==> flow/design.v <==
module cl_builder
#(
    parameter DATA_WIDTH = 32,
    parameter DATA_PER_CL = 16,
    parameter CL_WIDTH = 512,
    parameter EVICTION_POLICY = "ALL_ZEROS"  
)
(
    input logic clk,
    input logic reset,
    input logic evict,
    input logic data_wr,
    input logic [DATA_WIDTH - 1 : 0 ] data_in,
    output logic out_cl_valid,
    output logic [CL_WIDTH - 1 : 0 ] out_cl
);
    logic                       build_data_valid    [DATA_PER_CL];
    logic [DATA_WIDTH - 1 : 0 ] build_cl            [DATA_PER_CL];
    logic [DATA_PER_CL - 1 : 0][DATA_WIDTH - 1 : 0 ] out_cl_elements;
    logic build_cl_full;
    assign build_cl_full = build_data_valid[DATA_PER_CL-1];
    assign out_cl = out_cl_elements;
    always_ff @(posedge clk) begin
        out_cl_valid <= build_cl_full || evict;
        if (data_wr) begin
            build_cl[0]         <= data_in;
            build_data_valid[0] <= 1;
        end
        else if (build_cl_full || evict || reset) begin
            build_data_valid[0] <= 0;
        end
        for (int i = 1; i < DATA_PER_CL; i++) begin
            if (build_cl_full || evict || reset) begin
                build_data_valid[i] <= 0;
            end
            else if (data_wr) begin
                build_data_valid[i] <= build_data_valid[i-1];
            end
            if (data_wr) begin
                build_cl[i] <= build_cl[i-1];
            end
        end
        for (int i = 0; i < DATA_PER_CL; i++) begin
            if (build_data_valid[i]) begin
                out_cl_elements[i] <= build_cl[i];
            end
            else begin
                if (EVICTION_POLICY == "ALL_ZEROS") begin
                    out_cl_elements[i] <= '0;
                end
                else if (EVICTION_POLICY == "ALL_ONES") begin
                    out_cl_elements[i] <= '1;
                end
            end
        end
    end
endmodule
module cl_fifo
#(
    parameter DATA_WIDTH = 512,
    parameter DEPTH = 8,
    parameter COUNT_WIDTH = 3,
    parameter ALM_FULL_DIFF = 4
)
(
    input  logic                      clock,
    input  logic                      sclr,
    input  logic                      wrreq,
    input  logic                      rdreq,
    input  logic [DATA_WIDTH - 1 : 0] data,
    output logic                      empty,
    output logic                      full,
    output logic                      almost_full,
    output logic [DATA_WIDTH - 1 : 0] q
);
    localparam ALM_FULL_VALUE = DEPTH - ALM_FULL_DIFF;
    logic [DATA_WIDTH - 1 : 0] mem [DEPTH];
    logic [COUNT_WIDTH - 1 : 0] wr_ptr;
    logic [COUNT_WIDTH - 1 : 0] rd_ptr;
    logic [COUNT_WIDTH : 0]     count;
    logic do_wr;
    logic do_rd;
    assign empty       = (count == 0);
    assign full        = (count == DEPTH);
    assign almost_full = (count >= ALM_FULL_VALUE);
    assign q           = mem[rd_ptr];
    assign do_wr = wrreq && !full;
    assign do_rd = rdreq && !empty;
    always_ff @(posedge clock) begin
        if (do_wr) begin
            mem[wr_ptr] <= data;
        end
    end
    always_ff @(posedge clock) begin
        if (sclr) begin
            wr_ptr <= '0;
            rd_ptr <= '0;
            count  <= '0;
        end
        else begin
            if (do_wr) begin
                wr_ptr <= (wr_ptr == DEPTH - 1) ? '0 : wr_ptr + 1'b1;
            end
            if (do_rd) begin
                rd_ptr <= (rd_ptr == DEPTH - 1) ? '0 : rd_ptr + 1'b1;
            end
            count <= count + do_wr - do_rd;
        end
    end
endmodule
module buffered_cl_builder
#(
    parameter DATA_WIDTH = 32,
    parameter DATA_PER_CL = 16,
    parameter CL_WIDTH = 512,
    parameter EVICTION_POLICY = "ALL_ZEROS",  
    parameter BUFFER_DEPTH = 8,  
    parameter ALM_FULL_DIFF = 4  
)
(
    input logic clk,
    input logic reset,
    input logic evict,
    input logic data_wr,
    input logic [DATA_WIDTH - 1 : 0 ] data_in,
    input logic cl_rd,
    output logic alm_full,
    output logic out_cl_valid,
    output logic [CL_WIDTH - 1 : 0 ] out_cl
);
    logic clb_out_cl_valid;
    logic [CL_WIDTH - 1 : 0 ] clb_out_cl;
    logic                      fifo_wr_en;
    logic [CL_WIDTH - 1 : 0 ]  fifo_data_in;
    logic                      fifo_empty;
    logic                      fifo_full;
    logic                      fifo_alm_full;
    logic [CL_WIDTH - 1 : 0 ]  fifo_data_out;
    assign out_cl_valid = ~fifo_empty;
    assign out_cl       = fifo_data_out;
    assign alm_full     = fifo_alm_full;
    always_ff @(posedge clk) begin
        fifo_wr_en   <= clb_out_cl_valid;
        fifo_data_in <= clb_out_cl;
    end
    cl_builder #(
        .DATA_WIDTH(DATA_WIDTH),
        .DATA_PER_CL(DATA_PER_CL),
        .CL_WIDTH(CL_WIDTH),
        .EVICTION_POLICY(EVICTION_POLICY)
    ) cl_builder_internal_mod (
        .clk(clk),
        .reset(reset),
        .evict(evict),
        .data_wr(data_wr),
        .data_in(data_in),
        .out_cl_valid(clb_out_cl_valid),
        .out_cl(clb_out_cl)
    );
    cl_fifo #(
        .DATA_WIDTH(CL_WIDTH),
        .DEPTH(BUFFER_DEPTH),
        .COUNT_WIDTH($clog2(BUFFER_DEPTH)),
        .ALM_FULL_DIFF(ALM_FULL_DIFF)
    ) buffer_fifo_mod (
        .clock(clk),
        .sclr(reset),
        .wrreq(fifo_wr_en),
        .rdreq(cl_rd),
        .data(fifo_data_in),
        .empty(fifo_empty),
        .full(fifo_full),
        .almost_full(fifo_alm_full),
        .q(fifo_data_out)
    );
endmodule
; From RTL to reports: buffered_cl_builder
; Tool output for the design above before and after an edit, in the order of the flow.
; Lines under "orig" count in the file above, lines under "edited" in the edited file.
; "delta" is "edited" less "orig", of the values as shown; "rel_change_pct" is that difference over "orig", in percent.
; A cell with - has no value.
[setup]
top = buffered_cl_builder
clk_port = clk
lib = sky130hd
lib_corner = tt_025C_1v80

; The edit
; The edit as a unified diff against the file above.
; A script made this edit. It changes what the design does and was not meant as an optimisation.
; begin of diff
@@ -111,5 +111,5 @@
 module buffered_cl_builder
 #(
-    parameter DATA_WIDTH = 32,
+    parameter DATA_WIDTH = 40,
     parameter DATA_PER_CL = 16,
     parameter CL_WIDTH = 512,
; end of diff

; Elaborated design
; Counts by Yosys on the flattened word-level netlist (proc, flatten, opt, wreduce). Print and check cells are left out. Cells with the same type and inputs are merged into one.
; Memory sizes are those after Yosys's memory passes, which may raise the word count (mostly to a power of two), join words into wider ones and drop unused or constant bits.
[bits]
columns = item, orig, edited, delta, rel_change_pct
row1 = reg_bits, 1564, 1564, 0, 0.00
row2 = mem_bits_rw, 4096, 4096, 0, 0.00
row3 = clocked_rd_ports_x_width, 512, 512, 0, 0.00
row4 = mem_count, 1, 1, 0, 0.00
row5 = input_bits, 37, 45, 8, 21.62
row6 = out_inout_bits, 514, 514, 0, 0.00
row7 = wordCells, 78, 72, -6, -7.69
[mem_list]
columns = item, orig, edited
row1 = memory_list, buffer_fifo_mod.mem 8x512 r1 w1, buffer_fifo_mod.mem 8x512 r1 w1
[classes]
columns = item, orig, edited, delta, rel_change_pct
row1 = addsub, 4, 4, 0, 0.00
row2 = cmp, 1, 1, 0, 0.00
row3 = n_eq, 3, 3, 0, 0.00
row4 = muxes, 7, 7, 0, 0.00
row5 = logic, 1, 1, 0, 0.00
row6 = reduce_logical, 7, 7, 0, 0.00
; Operator kinds equal on both sides are left out: 14.

; Longest topological paths
; Longest topological path by Yosys (ltp), each cell counted once; first at word level (registers and memories cut), then after technology mapping (sequential cells cut; the memories' decode and read muxes count).
[logic_depth]
columns = item, orig, edited, delta, rel_change_pct
row1 = ltp_word, 5, 5, 0, 0.00
row2 = abc_area, 0, 0, -, -
row3 = mapped_depth, 11, 11, 0, 0.00
row4 = ltp_nobuf, 10, 10, 0, 0.00

; Netlist
; Yosys stat after the flow's synthesis: flattened, memories mapped to cells. It holds for the ABC_AREA given above (unset counts as 0); a run with the other value may have another netlist.
[mapped]
columns = item, orig, edited, delta, rel_change_pct
row1 = cells, 8153, 8156, 3, 0.04
row2 = mapped_area_um2, 193932.2, 193944.8, 12.6, 0.01
row3 = seqArea_um2, 159493.0, 159493.0, 0.0, 0.00
row4 = ff_cells, 5663, 5663, 0, 0.00
row5 = buffers, 339, 342, 3, 0.88
[types]
columns = type, orig, edited, delta, rel_change_pct
row1 = sky130_fd_sc_hd__buf_1, 1, 3, 2, 200.00
row2 = sky130_fd_sc_hd__buf_2, 105, 106, 1, 0.95
; Cell types equal on both sides are left out: 28.
; By module: a second synthesis without flattening, with its own total; a netlist apart from the flattened one above.
[hier_totals]
columns = item, orig, edited, delta, rel_change_pct
row1 = hier_cells, 8149, 8152, 3, 0.04
row2 = hier_area_um2, 193899.7, 193908.5, 8.8, 0.00
; Rows give one instance, submodules left out.
[modules_orig]
columns = module, instances, n_cells, mod_area_um2, seq_area_um2
row1 = cl_fifo, 1, 5997, 154025.2, 123258.2
row2 = cl_builder, 1, 1638, 29600.9, 25964.9
row3 = buffered_cl_builder, 1, 514, 10273.6, 10269.8
[modules_edited]
columns = module, instances, n_cells, mod_area_um2, seq_area_um2
row1 = cl_fifo, 1, 5997, 154025.2, 123258.2
row2 = cl_builder, 1, 1641, 29609.6, 25964.9
row3 = buffered_cl_builder, 1, 514, 10273.6, 10269.8

; Worst setup path after synthesis
; OpenSTA on the mapped netlist: ideal clock, no wires. The path of least setup slack (recovery checks aside). Input and output delay are each 20% of the period. Register names are those of the netlist, which keeps one name where synthesis merged equal registers.
[synth_path]
columns = item, orig, edited, delta, rel_change_pct
row1 = path_kind, reg2reg, reg2reg, -, -
row2 = from, reg buffer_fifo_mod.wr_ptr[2], reg buffer_fifo_mod.wr_ptr[2], -, -
row3 = to, mem buffer_fifo_mod.mem[0][0], mem buffer_fifo_mod.mem[0][0], -, -
row4 = clock_period_ns, 6.0, 6.0, 0.0, 0.00
row5 = arrival_time_ns, 48.874, 48.874, 0.000, 0.00
row6 = t_required_ns, 3.361, 3.361, 0.000, 0.00
row7 = slack_ns, -45.513, -45.513, 0.000, -
row8 = delay_ns, 51.513, 51.513, 0.000, 0.00
row9 = path_stages, 2, 2, 0, 0.00
row10 = path_buffers, 0, 0, 0, -
row11 = period_less_setup_slack_ns, 51.513, 51.513, 0.000, 0.00
; "delay_ns" is the arrival time less input delay plus setup time.
; "path_stages": output pins that drive a net of the path, with the launching flip-flop's if there is one; two outputs of one cell count as two.
; "period_less_setup_slack_ns" is the clock period less the worst setup slack; recovery checks do not enter. This is arithmetic on one report: input and output delays are still those of the set period (20% each).
; Between the ends stands the longest chain of elaborated cells between them, by number of cells; it is not shown to be the way that was timed. Of several equally long chains one is given.
; A line is the first line of the expression or statement that the cell stems from. Yosys adds cells for indexed reads and writes and turns some case tables into memories.
[synth_via_orig]
path_cell_list = sky130_fd_sc_hd__dfxtp_1 sky130_fd_sc_hd__nor4_1
elab_chain_cells = 1
cells_between = 1
lines_between = 1
classes_between = 1 x mux
[synth_lines_orig]
columns = item, line
row1 = from (decl), 78  ; logic [COUNT_WIDTH - 1 : 0] wr_ptr;
row2 = from (assign), 96  ; wr_ptr <= '0;
row3 = from (assign), 102  ; wr_ptr <= (wr_ptr == DEPTH - 1) ? '0 : wr_ptr + 1'b1;
row4 = 3-bit two-way mux, 90  ; if (do_wr) begin
row5 = to (decl), 77  ; logic [DATA_WIDTH - 1 : 0] mem [DEPTH];
[synth_via_edited]
path_cell_list = sky130_fd_sc_hd__dfxtp_1 sky130_fd_sc_hd__nor4_1
elab_chain_cells = 1
cells_between = 1
lines_between = 1
classes_between = 1 x mux
[synth_lines_edited]
columns = item, line
row1 = from (decl), 78  ; logic [COUNT_WIDTH - 1 : 0] wr_ptr;
row2 = from (assign), 96  ; wr_ptr <= '0;
row3 = from (assign), 102  ; wr_ptr <= (wr_ptr == DEPTH - 1) ? '0 : wr_ptr + 1'b1;
row4 = 3-bit two-way mux, 90  ; if (do_wr) begin
row5 = to (decl), 77  ; logic [DATA_WIDTH - 1 : 0] mem [DEPTH];

; Worst path after layout
; From the final timing report of each run of set A: the path of least setup slack in the routed layout; clock arrival at registers is part of the times.
[layout_path]
columns = item, orig, edited, delta, rel_change_pct
row1 = path_kind, reg2out, reg2out, -, -
row2 = from, reg (name not given), reg (name not given), -, -
row3 = to, out out_cl[38], out out_cl[328], -, -
row4 = clock_period_ns, 6.0, 6.0, 0.0, 0.00
row5 = arrival_time_ns, 4.19, 4.21, 0.02, 0.48
row6 = t_required_ns, 4.80, 4.80, 0.00, 0.00
row7 = slack_ns, 0.61, 0.59, -0.02, -
row8 = path_stages, 6, 6, 0, 0.00
row9 = path_buffers, 3, 3, 0, 0.00
[layout_via_orig]
path_cell_list = sky130_fd_sc_hd__dfxtp_4 sky130_fd_sc_hd__buf_12 sky130_fd_sc_hd__buf_12 sky130_fd_sc_hd__mux4_2 sky130_fd_sc_hd__mux2_2 sky130_fd_sc_hd__clkdlybuf4s50_1
[layout_lines_orig]
columns = item, line
row1 = to (decl), 129  ; output logic [CL_WIDTH - 1 : 0 ] out_cl
; orig: No chain of elaborated cells between the ends is given.
[layout_via_edited]
path_cell_list = sky130_fd_sc_hd__dfxtp_4 sky130_fd_sc_hd__buf_12 sky130_fd_sc_hd__buf_12 sky130_fd_sc_hd__mux4_2 sky130_fd_sc_hd__mux2_2 sky130_fd_sc_hd__clkdlybuf4s50_1
[layout_lines_edited]
columns = item, line
row1 = to (decl), 129  ; output logic [CL_WIDTH - 1 : 0 ] out_cl
; edited: No chain of elaborated cells between the ends is given.

; Measured runs
; Runs of the flow (Yosys, OpenROAD) on both versions; the two runs of a pair have the same settings. The constraints put input and output delay at 20% of the set period each and load the outputs with 0.01 pF.
[flow_settings_set_A]
CORE_UTILIZATION = 50
SYNTH_MEMORY_MAX_BITS = 8192
period_ns = 6.0
CAP_MARGIN = 20
CORE_MARGIN = 2
SLEW_MARGIN = 20
[measured_set_A]
columns = item, orig, edited, delta, rel_change_pct
row1 = synthArea_um2, 193932.2, 193944.8, 12.6, 0.01
row2 = die_area_um2, 392859.0, 392885.0, 26.0, 0.01
row3 = finalCellArea_um2, 226168.0, 225794.0, -374.0, -0.17
row4 = finish.utilization_pct, 58.6, 58.5, -0.1, -
row5 = fin_ws_ns, 0.613, 0.591, -0.022, -
row6 = timing.setup.tns_ns, 0.000, 0.000, 0.000, -
row7 = ws_hold_ns, 0.298, 0.298, 0.000, -
row8 = fin_power_mw, 93.581, 93.718, 0.137, 0.15
[flow_settings_set_B]
CELL_PAD_IN_SITES_GLOBAL_PLACEMENT = 3
CORE_UTILIZATION = 25
GPL_ROUTABILITY_DRIVEN = 0
GPL_TIMING_DRIVEN = 0
HOLD_SLACK_MARGIN = 0.21
MAX_ROUTING_LAYER = met4
PLACE_DENSITY = 0.52
SETUP_SLACK_MARGIN = 0.01
SLEW_MARGIN = 20
SYNTH_MEMORY_MAX_BITS = 8192
period_ns = 5.05
CAP_MARGIN = 20
CORE_MARGIN = 2
[measured_set_B]
columns = item, orig, edited, delta, rel_change_pct
row1 = synthArea_um2, 193932.2, 193944.8, 12.6, 0.01
row2 = die_area_um2, 782791.0, 782844.0, 53.0, 0.01
row3 = finalCellArea_um2, 243764.0, 244259.0, 495.0, 0.20
row4 = finish.utilization_pct, 31.5, 31.6, 0.1, -
row5 = fin_ws_ns, 0.149, 0.176, 0.027, -
row6 = timing.setup.tns_ns, 0.000, 0.000, 0.000, -
row7 = ws_hold_ns, 0.286, 0.269, -0.017, -
row8 = fin_power_mw, 119.483, 118.542, -0.941, -0.79
; By "fin_power_mw" is meant OpenSTA's value without simulated activity: inputs other than the clock are taken to toggle once in ten clock periods, and the tool carries that through the logic.
